==> flow/design.v <==
module alu_top (
    input             clk,
    input      [15:0] a,
    input      [15:0] b,
    input      [2:0]  opcode,
    input             mode,
    output reg [15:0] result,
    output reg        za,
    output reg        zb,
    output reg        eq,
    output reg        gt,
    output reg        lt
);
    reg [15:0] a_q, b_q;
    reg [2:0]  opcode_q;
    reg        mode_q;
    wire [15:0] alu_out;
    wire        za_w, zb_w, eq_w, gt_w, lt_w;
    ALU u_alu (.a(a_q), .b(b_q), .opcode(opcode_q), .mode(mode_q),
               .outALU(alu_out), .za(za_w), .zb(zb_w), .eq(eq_w), .gt(gt_w), .lt(lt_w));
    always @(posedge clk) begin
        a_q      <= a;
        b_q      <= b;
        opcode_q <= opcode;
        mode_q   <= mode;
        result   <= alu_out;
        za       <= za_w;
        zb       <= zb_w;
        eq       <= eq_w;
        gt       <= gt_w;
        lt       <= lt_w;
    end
endmodule

module arith(a,b,opcode,outau);
input [15:0] a;
input [15:0] b;
input [2:0] opcode;
output [15:0] outau;
reg [15:0] outau;
always@(*)
begin
	case(opcode)
	3'b000: outau = a+b;
	3'b001: outau = a * b;
	3'b010: if (a > b) begin
		outau = a - b;
		end
		else begin
		outau = b - a;
		end
	3'b011: if (a > b) begin
		outau = (b == 16'h0000) ? 16'h0000 : a / b;
		end
		else begin
		outau = (a == 16'h0000) ? 16'h0000 : b / a;
		end
	default outau = 16'h0000;
	endcase
end
endmodule
module logic_unit(a,b,opcode,outlu,za,zb,eq,gt,lt);
input [15:0] a;
input [15:0] b;
input [2:0] opcode;
output [15:0] outlu;
output za, zb,eq,gt,lt;
reg [15:0] outlu;
reg za,zb,eq,gt,lt;
always@(*)
begin
	case(opcode)
	3'b000: outlu = (a & b);
	3'b001: outlu = (a | b);
	3'b010: outlu = (~(a | b));
	3'b011: outlu = (~(a & b));
	3'b100: outlu = (~ a);
	3'b101: outlu = (~ b);
	3'b110: outlu = (a ^ b);
	3'b111: outlu = (~(a ^ b));
	endcase
end
always@(*)
begin
	if( a == b) begin
	eq = 1;
	end
	else begin
	eq = 0;
	end
	if ( a > b) begin
	gt = 1;
	end
	else begin
	gt = 0;
	end
	if ( a < b) begin
	lt = 1;
	end
	else begin
	lt = 0;
	end
	if( a == 16'h0000) begin
	za = 1;
	end
	else begin
	za = 0;
	end
	if (b == 16'h0000) begin
	zb = 1;
	end
	else begin
	zb = 0;
	end
end
endmodule
module ALU( a, b, opcode, mode, outALU, za, zb, eq, gt, lt);
input [15:0] a;
input [15:0] b;
input [2:0] opcode;
input mode;
output [15:0] outALU;
output za, zb, eq, gt, lt;
reg [15:0] outALU;
reg za, zb, eq, gt, lt;
wire [15:0] outau;
wire [15:0] outlu;
wire tza, tzb, teq, tgt, tlt;
arith a1 (.a(a), .b(b), .opcode(opcode), .outau(outau));
logic_unit l1 (.a(a), .b(b), .opcode(opcode), .outlu(outlu), .za(tza), .zb(tzb), .eq(teq), .gt(tgt), .lt(tlt));
always@(*)
begin
	if(mode == 0) begin
	outALU = outau;
	end
	else if (mode == 1) begin
	outALU = outlu;
	end
	else begin
	outALU = 16'h0000;
	end
	za = tza;
	zb = tzb;
	eq = teq;
	gt = tgt;
	lt = tlt;
end
endmodule
# ---- From RTL to reports: alu_top
# The steps from the RTL of alu_top to its reports follow in flow order.
# Line numbers count from 1 in the design file above.
# Cell names lack the library's common part.
# Not given: --
dict set report design {
  top_module {alu_top}
  clock_port {clk}
  cell_library {sky130hd}
  corner {tt_025C_1v80}
}

# ---- Elaborated design
# Yosys after proc, flatten, opt, wreduce and memory -nomap, before mapping. Enables and synchronous resets that opt folds into registers are not counted as muxes. Memory bits, and registers merged into a memory's read port (data or address), are not among the register bits. Print and check cells are not counted. Equal cells are merged and count once.
dict set report classes {
  add_sub_neg 3
  n_mul 1
  div 2
  cmp 2
  eq_ne 8
  n_mux 12
  n_logic 8
  reduce_logical 3
}
# cell n
set op_table {}
lappend op_table {{divider 16 x 16 -> 16 bit} 2}
lappend op_table {{multiplier 16 x 16 -> 16 bit} 1}
lappend op_table {{case mux 16 bit (select 8 bit)} 1}
lappend op_table {{inverter 16 bit} 5}
lappend op_table {{two-way mux 16 bit} 5}
lappend op_table {{case mux 16 bit (select 4 bit)} 1}
lappend op_table {{subtractor 16 bit} 2}
lappend op_table {{logical NOT 16 bit} 2}
lappend op_table {{adder 16 bit} 1}
lappend op_table {{greater-than comparator 16 bit} 1}
lappend op_table {{< comparator 16 bit} 1}
lappend op_table {{== test 16 bit} 1}
lappend op_table {{bitwise AND 16 bit} 1}
lappend op_table {{OR 16 bit} 1}
lappend op_table {{XOR 16 bit} 1}
lappend op_table {{== test 3 bit (second input constant)} 4}
lappend op_table {{== test 3 x 2 -> 1 bit (second input constant)} 2}
lappend op_table {{two-way mux 1 bit} 5}
lappend op_table {{== test 3 x 1 -> 1 bit (second input constant)} 1}
lappend op_table {{logical NOT 3 bit} 1}
dict set report bits {
  regBits 57
  inputBits 37
}

# ---- Logic depth
# Longest topological path by Yosys (ltp), each cell counted once; first at word level (registers and memories cut), then after technology mapping (sequential cells cut; the memories' decode and read muxes count).
dict set report depth {
  word_depth 5
  abc_area 0
  mapped_depth 169
  depth_no_buf 152
}

# ---- Netlist
# Source: synth_stat.txt of the flow (Yosys; design flattened, memories mapped). It holds for the ABC_AREA given above (unset counts as 0); a run with the other value may have another netlist.
# cell n
set types {}
lappend types {ha_1 248}
lappend types {fa_1 83}
lappend types {dfxtp_1 57}
lappend types {xnor2_1 99}
lappend types {nand2_1 229}
lappend types {a21oi_1 167}
lappend types {nor2_1 202}
lappend types {inv_1 195}
lappend types {o21ai_0 112}
lappend types {mux2i_1 49}
lappend types {mux2_2 37}
lappend types {xor2_1 45}
lappend types {a21o_1 38}
lappend types {nor3_1 52}
lappend types {o211ai_1 32}
lappend types {clkbuf_1 63}
lappend types {nand3_1 41}
lappend types {o21a_1 25}
# Not listed: further types 76, cells in them 393.
dict set report synth_totals {
  cell_count 2167
  synth_area_um2 16218.1
  flip_flops 57
  buf_cells 99
}
# By module: a second synthesis without flattening, with its own total; a netlist apart from the flattened one above.
dict set report hier_totals {
  cells_unflattened 2257
  area_unflattened_um2 17450.5
}
# Each row is one instance without its submodules.
# module n_inst cells mod_area_um2
set by_module {}
lappend by_module {arith 1 1885 13818.3}
lappend by_module {logic_unit 1 297 2242.2}
lappend by_module {alu_top 1 57 1141.1}
lappend by_module {ALU 1 18 249.0}

# ---- Path before layout
# OpenSTA on the mapped netlist: ideal clock, no wires. The path of least setup slack (recovery checks aside). Input and output delay are each 20% of the period. Register names are those of the netlist, which keeps one name where synthesis merged equal registers.
dict set report synth_timing {
  path_type {flip-flop to flip-flop}
  startpoint {reg a_q[4]}
  endpoint {reg result[0]}
  tclk_ns 45.0
  t_first_pin_ns 0.000
  arrival_ns 30.382
  t_required_ns 44.877
  path_slack_ns 14.495
  delay_ns 30.505
  stages 148
  n_path_buf 18
  period_less_setup_slack_ns 30.505
}
# "delay_ns" is the arrival time less input delay plus setup time.
# "stages": output pins that drive a net of the path, with the launching flip-flop's if there is one; two outputs of one cell count as two.
# "period_less_setup_slack_ns" = period - worst setup slack (recovery checks aside). The figure is calculated, with input and output delays left at 20% of the set period.
# Between the ends stands the longest chain of elaborated cells between them, by number of cells; it is not shown to be the way that was timed. Of several equally long chains one is given.
# A line is the first line of the expression or statement that the cell stems from. Yosys adds cells for indexed reads and writes and turns some case tables into memories.
dict set report synth_between {
  path_cell_list {dfxtp_1 clkbuf_1 clkinv_1 ha_1 buf_2 nor4_4 o31ai_2 a31oi_4 o21ai_4 inv_4 buf_8 buf_2 buf_1 clkbuf_1 clkbuf_1 nor2_1 a21oi_1 ha_1 [112 not listed] ha_1 o21a_1 o21a_1 o211ai_1 a31oi_1 nor2_1 a21oi_1 a41oi_1 a21bo_2 clkbuf_1 clkbuf_1 mux2_2 ha_1 a21oi_1 nor4_1 a2111oi_0 and3_1 a21oi_1}
  elab_chain_cells 5
  cone_cells 10
}
# element line_no
set synth_rtl {}
lappend synth_rtl {{from (decl)} 14} ;# reg [15:0] a_q, b_q;
lappend synth_rtl {{from (assign)} 22} ;# a_q      <= a;
lappend synth_rtl {{divider 16 x 16 -> 16 bit} 56} ;# outau = (a == 16'h0000) ? 16'h0000 : b / a;
lappend synth_rtl {{two-way mux 16 bit} 56}
lappend synth_rtl {{two-way mux 16 bit} 52} ;# 3'b011: if (a > b) begin
lappend synth_rtl {{case mux 16 bit (select 4 bit)} 43} ;# case(opcode)
lappend synth_rtl {{two-way mux 16 bit} 133} ;# if(mode == 0) begin
lappend synth_rtl {{to (assign)} 26} ;# result   <= alu_out;
lappend synth_rtl {{to (decl)} 7} ;# output reg [15:0] result,

# ---- Path in the finished layout
# Path of least setup slack in the final report of stored run 1 (OpenROAD, finished layout, wires in). Where an end is a register, its clock arrival counts in the times.
dict set report layout_timing {
  path_type {flip-flop to flip-flop}
  startpoint {reg a_q[5]}
  endpoint {reg result[0]}
  tclk_ns 45.0
  t_first_pin_ns 0.42
  arrival_ns 38.53
  t_required_ns 45.29
  path_slack_ns 6.77
  stages 157
  n_path_buf 21
}
# Between the ends stands the longest chain of elaborated cells between them, by number of cells; it is not shown to be the way that was timed. Of several equally long chains one is given.
dict set report layout_between {
  path_cell_list {dfxtp_1 buf_2 clkinvlp_4 ha_1 buf_2 nor4_4 o31ai_2 a31oi_4 o21ai_4 inv_4 buf_8 clkbuf_4 buf_4 clkbuf_4 nand2_1 nand2_1 clkinvlp_4 ha_1 [121 not listed] ha_1 o21a_1 o21a_1 o211ai_1 a31oi_1 nor2_1 a21oi_1 a41oi_1 a21bo_2 clkbuf_2 buf_2 mux2_2 ha_1 a21oi_1 nor4_2 a2111oi_0 and3_1 a21oi_1}
  elab_chain_cells 5
  cone_cells 10
}
# element line_no
set layout_rtl {}
lappend layout_rtl {{from (decl)} 14} ;# reg [15:0] a_q, b_q;
lappend layout_rtl {{from (assign)} 22} ;# a_q      <= a;
lappend layout_rtl {{divider 16 x 16 -> 16 bit} 56} ;# outau = (a == 16'h0000) ? 16'h0000 : b / a;
lappend layout_rtl {{two-way mux 16 bit} 56}
lappend layout_rtl {{two-way mux 16 bit} 52} ;# 3'b011: if (a > b) begin
lappend layout_rtl {{case mux 16 bit (select 4 bit)} 43} ;# case(opcode)
lappend layout_rtl {{two-way mux 16 bit} 133} ;# if(mode == 0) begin
lappend layout_rtl {{to (assign)} 26} ;# result   <= alu_out;
lappend layout_rtl {{to (decl)} 7} ;# output reg [15:0] result,

Record of 4 stored runs of the RTL-to-layout flow on alu_top, platform sky130hd. The runs are unordered. Constraints: input delay and output delay 20% of the set period each, output load 0.01 pF.
"achieved_period_ns" is the run's clock period less its worst setup slack. It is reckoned from that one timing run; input and output delays stay at 20% of the period that was set.
By "worstPathTime_ns" is meant the share of the clock period that the worst setup path is allowed (20% is reserved at inputs, 20% at outputs), minus its slack. Clock arrival times at its registers enter into it.
"totalPower_mw" rests on the timing tool's default activity at the inputs, not on a simulated workload.

# stored run 1
==> flow/run.sh <==
#!/bin/bash
# the make line also repeats the synthesis and layout settings of config.mk as NAME=value (left out here)
make -C /OpenROAD-flow-scripts/flow DESIGN_CONFIG=/design/flow/config.mk WORK_HOME=/design/flow/orfs CLKGATE_MAP_FILE= finish
==> flow/config.mk <==
export PLATFORM = sky130hd
export DESIGN_NAME = alu_top
export DESIGN_NICKNAME = alu_top
export VERILOG_FILES = /design/flow/design.v
export SDC_FILE = /design/flow/constraint.sdc
export NUM_CORES = 4
export LEC_CHECK = 0
export CAP_MARGIN = 0
export CELL_PAD_IN_SITES_DETAIL_PLACEMENT = 2
export CELL_PAD_IN_SITES_GLOBAL_PLACEMENT = 3
export CORE_ASPECT_RATIO = 0.84
export CORE_MARGIN = 7
export CORE_UTILIZATION = 21
export GPL_ROUTABILITY_DRIVEN = 0
export GPL_TIMING_DRIVEN = 0
export HOLD_SLACK_MARGIN = 0.16
export MAX_ROUTING_LAYER = met5
export MIN_ROUTING_LAYER = met2
export SETUP_SLACK_MARGIN = 5.0
export SLEW_MARGIN = 5
export TNS_END_PERCENT = 70
==> flow/constraint.sdc <==
create_clock -name core_clock -period 45.0 [get_ports {clk}]
set_input_delay 9.0000 -clock core_clock [delete_from_list [all_inputs] [get_ports {clk}]]
set_output_delay 9.0000 -clock core_clock [all_outputs]
set_load 0.01 [all_outputs]

==> stored run 1: results <==
fin_hold_ws_ns=0.813
worstPathTime_ns=38.23
timing.worst_path_kind="flip-flop to flip-flop"
final_die_area_um2=85235.7
ys_area_um2=16218.1
setup_tns_ns=0.000
final_util_frac=0.248
setup_worst_slack_ns=6.768
totalPower_mw=0.9250
achieved_period_ns=38.232

# stored run 2
==> flow/run.sh <==
#!/bin/bash
# the make line also repeats the synthesis and layout settings of config.mk as NAME=value (left out here)
make -C /OpenROAD-flow-scripts/flow DESIGN_CONFIG=/design/flow/config.mk WORK_HOME=/design/flow/orfs CLKGATE_MAP_FILE= finish
==> flow/config.mk <==
export PLATFORM = sky130hd
export DESIGN_NAME = alu_top
export DESIGN_NICKNAME = alu_top
export VERILOG_FILES = /design/flow/design.v
export SDC_FILE = /design/flow/constraint.sdc
export NUM_CORES = 4
export LEC_CHECK = 0
export ABC_AREA = 1
export CAP_MARGIN = 15
export CELL_PAD_IN_SITES_DETAIL_PLACEMENT = 2
export CELL_PAD_IN_SITES_GLOBAL_PLACEMENT = 3
export CORE_MARGIN = 2
export CORE_UTILIZATION = 40
export GPL_TIMING_DRIVEN = 0
export HOLD_SLACK_MARGIN = -0.02
export SLEW_MARGIN = 25
export TNS_END_PERCENT = 95
==> flow/constraint.sdc <==
create_clock -name core_clock -period 45.0 [get_ports {clk}]
set_input_delay 9.0000 -clock core_clock [delete_from_list [all_inputs] [get_ports {clk}]]
set_output_delay 9.0000 -clock core_clock [all_outputs]
set_load 0.01 [all_outputs]

==> stored run 2: results <==
ys_area_um2=15633.7
worstPathTime_ns=40.17
timing.worst_path_kind="flip-flop to flip-flop"
final_util_frac=0.445
setup_worst_slack_ns=4.833
totalPower_mw=0.6908
fin_hold_ws_ns=0.756
achieved_period_ns=40.167
setup_tns_ns=0.000
final_die_area_um2=40680.9

# stored run 3
==> flow/run.sh <==
#!/bin/bash
# the make line also repeats the synthesis and layout settings of config.mk as NAME=value (left out here)
make -C /OpenROAD-flow-scripts/flow DESIGN_CONFIG=/design/flow/config.mk WORK_HOME=/design/flow/orfs CLKGATE_MAP_FILE= finish
==> flow/config.mk <==
export PLATFORM = sky130hd
export DESIGN_NAME = alu_top
export DESIGN_NICKNAME = alu_top
export VERILOG_FILES = /design/flow/design.v
export SDC_FILE = /design/flow/constraint.sdc
export NUM_CORES = 4
export LEC_CHECK = 0
export ABC_AREA = 1
export CAP_MARGIN = 15
export CELL_PAD_IN_SITES_DETAIL_PLACEMENT = 2
export CELL_PAD_IN_SITES_GLOBAL_PLACEMENT = 3
export CORE_ASPECT_RATIO = 1.69
export CORE_MARGIN = 2
export CORE_UTILIZATION = 40
export CTS_CLUSTER_SIZE = 66
export GPL_ROUTABILITY_DRIVEN = 0
export GPL_TIMING_DRIVEN = 0
export HOLD_SLACK_MARGIN = -0.02
export SLEW_MARGIN = 10
export TNS_END_PERCENT = 95
==> flow/constraint.sdc <==
create_clock -name core_clock -period 45.0 [get_ports {clk}]
set_input_delay 9.0000 -clock core_clock [delete_from_list [all_inputs] [get_ports {clk}]]
set_output_delay 9.0000 -clock core_clock [all_outputs]
set_load 0.01 [all_outputs]

==> stored run 3: results <==
totalPower_mw=0.6779
fin_hold_ws_ns=0.752
achieved_period_ns=39.876
ys_area_um2=15633.7
setup_tns_ns=0.000
worstPathTime_ns=39.88
timing.worst_path_kind="flip-flop to flip-flop"
final_die_area_um2=40736.4
final_util_frac=0.443
setup_worst_slack_ns=5.124

# stored run 4
==> flow/run.sh <==
#!/bin/bash
# the make line also repeats the synthesis and layout settings of config.mk as NAME=value (left out here)
make -C /OpenROAD-flow-scripts/flow DESIGN_CONFIG=/design/flow/config.mk WORK_HOME=/design/flow/orfs CLKGATE_MAP_FILE= finish
==> flow/config.mk <==
export PLATFORM = sky130hd
export DESIGN_NAME = alu_top
export DESIGN_NICKNAME = alu_top
export VERILOG_FILES = /design/flow/design.v
export SDC_FILE = /design/flow/constraint.sdc
export NUM_CORES = 4
export LEC_CHECK = 0
export CAP_MARGIN = 20
export CORE_MARGIN = 2
export CORE_UTILIZATION = 33
export SLEW_MARGIN = 20
==> flow/constraint.sdc <==
create_clock -name core_clock -period 37.1 [get_ports {clk}]
set_input_delay 7.4200 -clock core_clock [delete_from_list [all_inputs] [get_ports {clk}]]
set_output_delay 7.4200 -clock core_clock [all_outputs]
set_load 0.01 [all_outputs]

==> stored run 4: results <==
totalPower_mw=0.9652
setup_tns_ns=0.000
worstPathTime_ns=34.97
timing.worst_path_kind="flip-flop to flip-flop"
setup_worst_slack_ns=2.129
achieved_period_ns=34.971
final_die_area_um2=50936.0
ys_area_um2=16218.1
fin_hold_ws_ns=0.816
final_util_frac=0.366
